==> flow/design.v <==
`timescale 1ns / 1ps
module sorting_system(
    input wire clk,              
    input wire rst_n,            
    input wire btn_manual_1,     
    input wire btn_manual_2,     
    input wire sensor_out,
    output wire s0, s1,
    output wire s2, s3,
    output wire led_r, led_g, led_b,
    input wire ir_sensor,        
    output wire servo_pwm_1,     
    output wire servo_pwm_2,     
    output wire led_ir_status    
);
    wire [1:0] detected_color;  
    tcs3200_core_v3 #(
        .SAMPLE_TIME(2500)
    ) color_sensor_inst (
        .clk(clk), .rst_n(rst_n),
        .sensor_out(sensor_out),
        .s0(s0), .s1(s1), .s2(s2), .s3(s3),
        .color_id(detected_color),
        .led_r(led_r), .led_g(led_g), .led_b(led_b)
    );
    reg ir_s1, ir_s2;
    wire ir_edge;
    always @(posedge clk) begin
        if (rst_n) begin
            ir_s1 <= 1'b1;
            ir_s2 <= 1'b1;
        end else begin
            ir_s1 <= ir_sensor;
            ir_s2 <= ir_s1;
        end
    end
    assign ir_edge = (ir_s2 == 1'b1 && ir_s1 == 1'b0);
    assign led_ir_status = ~ir_s2;  
    reg trig_1, trig_2;
    always @(posedge clk) begin
        if (rst_n) begin
            trig_1 <= 0;
            trig_2 <= 0;
        end else begin
            trig_1 <= 0;
            trig_2 <= 0;
            if (ir_edge) begin
                if (detected_color == 2'd1) trig_1 <= 1;
                else if (detected_color == 2'd2) trig_2 <= 1;
            end
        end
    end
    servo_core #(
        .START_DELAY(26250),
        .HOLD_TIME(30000)
    ) servo_1_inst (
        .clk(clk), .rst_n(rst_n),
        .activate(trig_1 | btn_manual_1),
        .pwm_out(servo_pwm_1)
    );
    servo_core #(
        .START_DELAY(50000),
        .HOLD_TIME(30000)
    ) servo_2_inst (
        .clk(clk), .rst_n(rst_n),
        .activate(trig_2 | btn_manual_2),
        .pwm_out(servo_pwm_2)
    );
endmodule
module tcs3200_core_v3(
    input clk, rst_n, sensor_out,
    output wire s0, s1,
    output reg s2, s3,
    output reg [1:0] color_id,
    output reg led_r, led_g, led_b
);
    assign s0 = 1; assign s1 = 1;  
    parameter SAMPLE_TIME = 12500000;  
    localparam RED=0, BLUE=1, GREEN=2;
    reg [1:0] state;
    reg [31:0] timer, counter;
    reg [31:0] r_val, g_val, b_val;
    reg s_in_d, s_in_d2;
    wire s_edge = s_in_d & ~s_in_d2;
    always @(posedge clk) begin
        if (rst_n) begin s_in_d <= 1'b0; s_in_d2 <= 1'b0; end
        else begin s_in_d <= sensor_out; s_in_d2 <= s_in_d; end
    end
    always @(posedge clk) begin
        if (rst_n) begin
            state <= RED; timer <= 0; counter <= 0; s2 <= 0; s3 <= 0;
            r_val <= 0; g_val <= 0; b_val <= 0;
            color_id <= 0; led_r<=0; led_g<=0; led_b<=0;
        end else begin
            if (timer < SAMPLE_TIME) begin
                timer <= timer + 1;
                if (s_edge) counter <= counter + 1;
            end else begin
                timer <= 0; counter <= 0;
                case(state)
                    RED: begin r_val <= counter; state <= BLUE; s2<=0; s3<=1; end
                    BLUE: begin b_val <= counter; state <= GREEN; s2<=1; s3<=1; end
                    GREEN: begin
                        g_val <= counter; state <= RED; s2<=0; s3<=0;
                        if ((r_val + g_val + b_val) > 1000) begin
                            if(r_val > g_val && r_val > b_val) begin
                                color_id <= 1; led_r<=1; led_g<=0; led_b<=0;
                            end else if(g_val > r_val && g_val > b_val) begin
                                color_id <= 2; led_r<=0; led_g<=1; led_b<=0;
                            end else if(b_val > r_val && b_val > g_val) begin
                                color_id <= 3; led_r<=0; led_g<=0; led_b<=1;
                            end
                        end else begin
                             led_r<=0; led_g<=0; led_b<=0;
                        end
                    end
                    default: begin state <= RED; s2<=0; s3<=0; end
                endcase
            end
        end
    end
endmodule
module servo_core #(
    parameter START_DELAY = 0,       
    parameter HOLD_TIME = 125000000  
)(
    input clk, rst_n, activate,
    output reg pwm_out
);
    parameter PWM_TOP = 2500;        
    parameter MIN_PULSE = 62;        
    parameter TARGET_PULSE = 146;    
    parameter STEP = 1;              
    reg [31:0] cnt;
    reg [31:0] duty;
    localparam IDLE=0, WAIT_DELAY=1, MOVE=2, HOLD=3, RETURN=4;
    reg [2:0] state;
    reg [31:0] general_timer;  
    always @(posedge clk) begin
        if (rst_n) begin
            state <= IDLE; duty <= MIN_PULSE; general_timer <= 0;
            cnt <= 0; pwm_out <= 0;
        end else begin
            if (cnt < PWM_TOP) cnt <= cnt + 1; else cnt <= 0;
            pwm_out <= (cnt < duty) ? 1 : 0;
            case(state)
                IDLE: begin
                    duty <= MIN_PULSE;
                    general_timer <= 0;
                    if (activate) begin
                        if (START_DELAY > 0) state <= WAIT_DELAY;
                        else state <= MOVE;
                    end
                end
                WAIT_DELAY: begin
                    if (general_timer < START_DELAY) begin
                        general_timer <= general_timer + 1;
                    end else begin
                        general_timer <= 0;
                        state <= MOVE;
                    end
                end
                MOVE: begin
                    if (duty < TARGET_PULSE) duty <= duty + STEP;
                    else begin
                        duty <= TARGET_PULSE;
                        general_timer <= 0;
                        state <= HOLD;
                    end
                end
                HOLD: begin
                    if (general_timer < HOLD_TIME) general_timer <= general_timer + 1;
                    else state <= RETURN;
                end
                RETURN: begin
                    if (duty > MIN_PULSE) duty <= duty - STEP;
                    else state <= IDLE;
                end
                default: state <= IDLE;
            endcase
        end
    end
endmodule
# == From RTL to reports: sorting_system ==
# Tool output for the design above, in the order of the flow.
# Lines are those of the file above, counted from 1.
# Library cell names are shortened.
# A cell with n/a has no value.
# setup
top_module,sorting_system
clock_port,clk
cell_library,sky130hd
corner,tt_025C_1v80

# == Word-level counts ==
# Counts by Yosys on the flattened word-level netlist (proc, flatten, opt, wreduce; memories kept). Register bits leave out memories and registers merged into their read ports (data or address). Print and check cells are left out. Cells with the same type and inputs are merged into one.
# bits
reg_bits,375
inputBits,6
out_inout_bits,10
word_cells,173
# op_classes
n_addsub,12
n_cmp,20
equal,27
muxes,47
n_logic,10
reduce_logical,29
# op_table
cell,n
32-bit two-way mux,10
32-bit by 1-bit adder with 32-bit output with constant B,8
32-bit parallel mux with 4-bit select,2
32-bit > comparator,6
32-bit parallel mux with 3-bit select,2
32-bit by 12-bit < comparator with 1-bit output with constant B,3
32-bit by 15-bit < comparator with 1-bit output with constant B,3
32-bit by 1-bit subtractor with 32-bit output with constant B,2
32-bit adder,2
32-bit < comparator,2
32-bit by 6-bit > comparator with 1-bit output with constant B,2
32-bit by 8-bit < comparator with 1-bit output with constant B,2
32-bit by 10-bit > comparator with 1-bit output with constant B,1
32-bit by 16-bit < comparator with 1-bit output with constant B,1
3-bit two-way mux,10
3-bit parallel mux with 5-bit select,2
2-bit != test with constant B,10
1-bit two-way mux,17
3-bit by 2-bit == test with 1-bit output with constant B,4
2-bit AND reduction,5
2-bit OR reduction,5
5-bit AND reduction,2
3-bit AND reduction,3
3-bit nonzero test,3
2-bit by 1-bit != test with 1-bit output with constant B,4
4-bit nonzero test,2
1-bit NOT,7
3-bit by 1-bit == test with 1-bit output with constant B,2
# Not listed: further kinds 13, cells in them 23.

# == Logic depth ==
# Longest topological path by Yosys (ltp), each cell counted once; first at word level (registers and memories cut), then after technology mapping (sequential cells cut; the memories' decode and read muxes count).
# depth
ltp_word,6
ABC_AREA,0
depth_mapped,15
mapped_depth_nobuf,15

# == After synthesis ==
# Yosys stat after the flow's synthesis: flattened, memories mapped to cells. It holds for the ABC_AREA given above (unset counts as 0); a run with the other value may have another netlist.
# The area totals of this step are shown rounded.
# synth_totals
mapped_cells,2595
synth_area_mm2,0.021
sequential_area_mm2,0.0076
ff_cells,380
buf_cells,114
# by_type
cell,n,type_area_um2
dfxtp_1,380,7.61E+03
ha_1,199,2.49E+03
a21oi_1,257,1.29E+03
nand2_1,322,1.21E+03
nor2_1,261,979.69
fa_1,32,640.614
inv_1,167,626.851
xor2_1,60,525.504
nand4_1,80,500.48
o21ai_0,94,470.451
a21o_1,62,465.446
clkbuf_1,96,360.346
nor3_1,70,350.336
nand3_1,66,330.317
xnor2_1,35,306.544
and3_1,40,250.24
nor4_1,38,237.728
nor2b_1,24,150.144
# Other cell types: 68; their cells: 312.
# By module: a second synthesis without flattening, with its own total; a netlist apart from the flattened one above.
# unflattened
hier_cells,2677
hier_area_mm2,0.022
# Each row is one instance without its submodules.
# modules
mod,instances,n_cells,area_mm2,seq_area_mm2
tcs3200_core_v3 #(SAMPLE_TIME=2500),1,1344,0.011,0.0034
servo_core,1,666,0.0057,0.002
servo_core,1,655,0.0054,0.002
sorting_system,1,12,0.00013,0.00008

# == Timing after synthesis ==
# OpenSTA on the mapped netlist: ideal clock, no wires. The path of least setup slack (recovery checks aside). Input and output delay are each 20% of the period. Register names are those of the netlist, which keeps one name where synthesis merged equal registers.
# synth_path
path_type,reg2reg
startpoint,register color_sensor_inst.g_val[1]
endpoint,register color_sensor_inst.led_g
tclk_ns,8.0
setup_ns,0.134
launch_ns,0.000
arrival_ns,3.969
required_ns,7.866
slack_ns,3.897
path_delay_ns,4.103
stages,14
path_buffers,0
synth_period_reached_ns,4.103
# "path_delay_ns" = arrival - input delay + setup time.
# "stages" counts driving pins, that of a launching flip-flop among them; a cell with two outputs on the path counts twice.
# "synth_period_reached_ns" = period - worst setup slack (recovery checks aside). The figure is calculated, with input and output delays left at 20% of the set period.
# Between the ends stands the longest chain of elaborated cells between them, by number of cells; it is not shown to be the way that was timed. Of several equally long chains one is given.
# A line is the first line of the expression or statement that the cell stems from. Yosys adds cells for indexed reads and writes and turns some case tables into memories.
# A register here has more assigning lines than the two given.
# synth_via
cell_sequence,dfxtp_1 -> fa_1 -> ha_1 -> fa_1 -> a21o_1 -> a221o_2 -> a21oi_2 -> mux2_1 -> a311oi_1 -> nand4_1 -> or4_1 -> or4_4 -> or3b_1 -> o211ai_1
elab_chain_cells,6
cells_between,16
cone_lines,4
cone_classes,2 x add/sub; 5 x compare; 1 x eq/ne; 4 x mux; 4 x reduce/logical
# synth_lines
element,line,rtl
from (decl),82,"reg [31:0] r_val, g_val, b_val;"
from (assign),92,r_val <= 0; g_val <= 0; b_val <= 0;
from (assign),104,g_val <= counter; state <= RED; s2<=0; s3<=0;
32-bit > comparator,110,end else if(b_val > r_val && b_val > g_val) begin
1-bit logical AND,110,
1-bit two-way mux,110,
1-bit two-way mux,108,end else if(g_val > r_val && g_val > b_val) begin
1-bit two-way mux,106,if(r_val > g_val && r_val > b_val) begin
1-bit two-way mux,105,if ((r_val + g_val + b_val) > 1000) begin
to (assign),107,color_id <= 1; led_r<=1; led_g<=0; led_b<=0;
to (assign),109,color_id <= 2; led_r<=0; led_g<=1; led_b<=0;
to (decl),75,"output reg led_r, led_g, led_b"

# == Path in the finished layout ==
# Path of least setup slack in the final report of run 1 (OpenROAD, finished layout, wires in). Where an end is a register, its clock arrival counts in the times.
# layout_path
path_type,reg2reg
startpoint,register color_sensor_inst.b_val[1]
endpoint,register color_sensor_inst.color_id
tclk_ns,4.43
setup_ns,0.07
launch_ns,0.56
arrival_ns,4.80
required_ns,4.93
slack_ns,0.13
stages,14
path_buffers,0
# Where an end lacks its bit number, it is one bit of the signal, or one of the new flip-flops if synthesis recoded a state register.
# Between the ends stands the longest chain of elaborated cells between them, by number of cells; it is not shown to be the way that was timed. Of several equally long chains one is given.
# A register here has more assigning lines than the two given.
# layout_via
cell_sequence,dfxtp_1 -> fa_1 -> ha_2 -> fa_2 -> a21o_1 -> a221o_2 -> a21oi_2 -> mux2_1 -> a311oi_1 -> nand4_1 -> or4_1 -> or4_4 -> and3_4 -> o21ai_1
elab_chain_cells,5
cells_between,14
cone_lines,4
cone_classes,1 x add/sub; 5 x compare; 3 x mux; 5 x reduce/logical
# layout_lines
element,line,rtl
from (decl),82,"reg [31:0] r_val, g_val, b_val;"
from (assign),92,r_val <= 0; g_val <= 0; b_val <= 0;
from (assign),102,BLUE: begin b_val <= counter; state <= GREEN; s2<=1; s3<=1; end
32-bit > comparator,110,end else if(b_val > r_val && b_val > g_val) begin
1-bit logical AND,110,
2-bit two-way mux,110,
2-bit two-way mux,108,end else if(g_val > r_val && g_val > b_val) begin
2-bit two-way mux,106,if(r_val > g_val && r_val > b_val) begin
to (assign),107,color_id <= 1; led_r<=1; led_g<=0; led_b<=0;
to (assign),109,color_id <= 2; led_r<=0; led_g<=1; led_b<=0;
to (decl),74,"output reg [1:0] color_id,"

# Below are 6 stored runs of the flow (Yosys, OpenROAD; platform sky130hd) on sorting_system, each with its settings and what was measured, unordered. Constraints: input delay and output delay 20% of the set period each, output load 0.01 pF.
# "clock_period_reached_ns" means the clock period less the worst setup slack. The figure is calculated, with input and output delays left at 20% of the set period.
# "critical_path_time_ns" is the time allowed to the run's worst setup path (the clock period less input and output delay, where it has them) less its slack. Clock arrival times count: a late capture clock shortens it, a late launch clock lengthens it.
# The measured numbers are rounded.
# Among the settings, n/a means not set for that run.
# Among the results, n/a means that no value is shown for the run.
run,CORE_UTILIZATION,period_ns,CAP_MARGIN,CORE_MARGIN,SLEW_MARGIN,CELL_PAD_IN_SITES_DETAIL_PLACEMENT,CORE_ASPECT_RATIO,SETUP_SLACK_MARGIN,CELL_PAD_IN_SITES_GLOBAL_PLACEMENT,GPL_ROUTABILITY_DRIVEN,MAX_ROUTING_LAYER,MIN_ROUTING_LAYER,PLACE_DENSITY,TNS_END_PERCENT,ABC_AREA,CTS_CLUSTER_SIZE,HOLD_SLACK_MARGIN,PLACE_DENSITY_LB_ADDON,synth_area_mm2,design_die_area_mm2,finalCellArea_mm2,setup_worst_slack_ns,clock_period_reached_ns,critical_path_time_ns,worst_setup_path_type
run 1,53,4.43,20,2,20,n/a,n/a,n/a,n/a,n/a,n/a,n/a,n/a,n/a,n/a,n/a,n/a,n/a,0.021,0.042,0.024,0.13,4.304,4.30,reg2reg
run 2,23,3.23,20,2,20,0,1.4,0.56,n/a,n/a,n/a,n/a,n/a,n/a,n/a,n/a,n/a,n/a,0.021,0.095,0.027,-0.87,4.096,4.10,reg2reg
run 3,57,6.04,25,4,10,1,0.97,0.99,1,0,met4,met2,0.81,75,n/a,n/a,n/a,n/a,0.021,0.04,0.023,1.4,4.622,4.62,reg2reg
run 4,40,8.0,40,2,20,n/a,1.27,n/a,2,0,n/a,met2,0.75,n/a,1,54,0.1,n/a,0.022,0.057,0.024,4.4,3.595,3.60,reg2reg
run 5,68,4.27,20,2,10,n/a,n/a,1.09,2,n/a,n/a,met1,n/a,n/a,0,n/a,n/a,0.12,n/a,n/a,n/a,n/a,n/a,n/a,n/a
run 6,57,3.06,20,4,20,n/a,0.5,0.53,0,n/a,met5,n/a,0.81,5,n/a,n/a,n/a,n/a,0.021,0.041,0.026,-1.1,4.140,4.14,reg2reg
# Run 5: not finished: placement ended with error FLW-0024
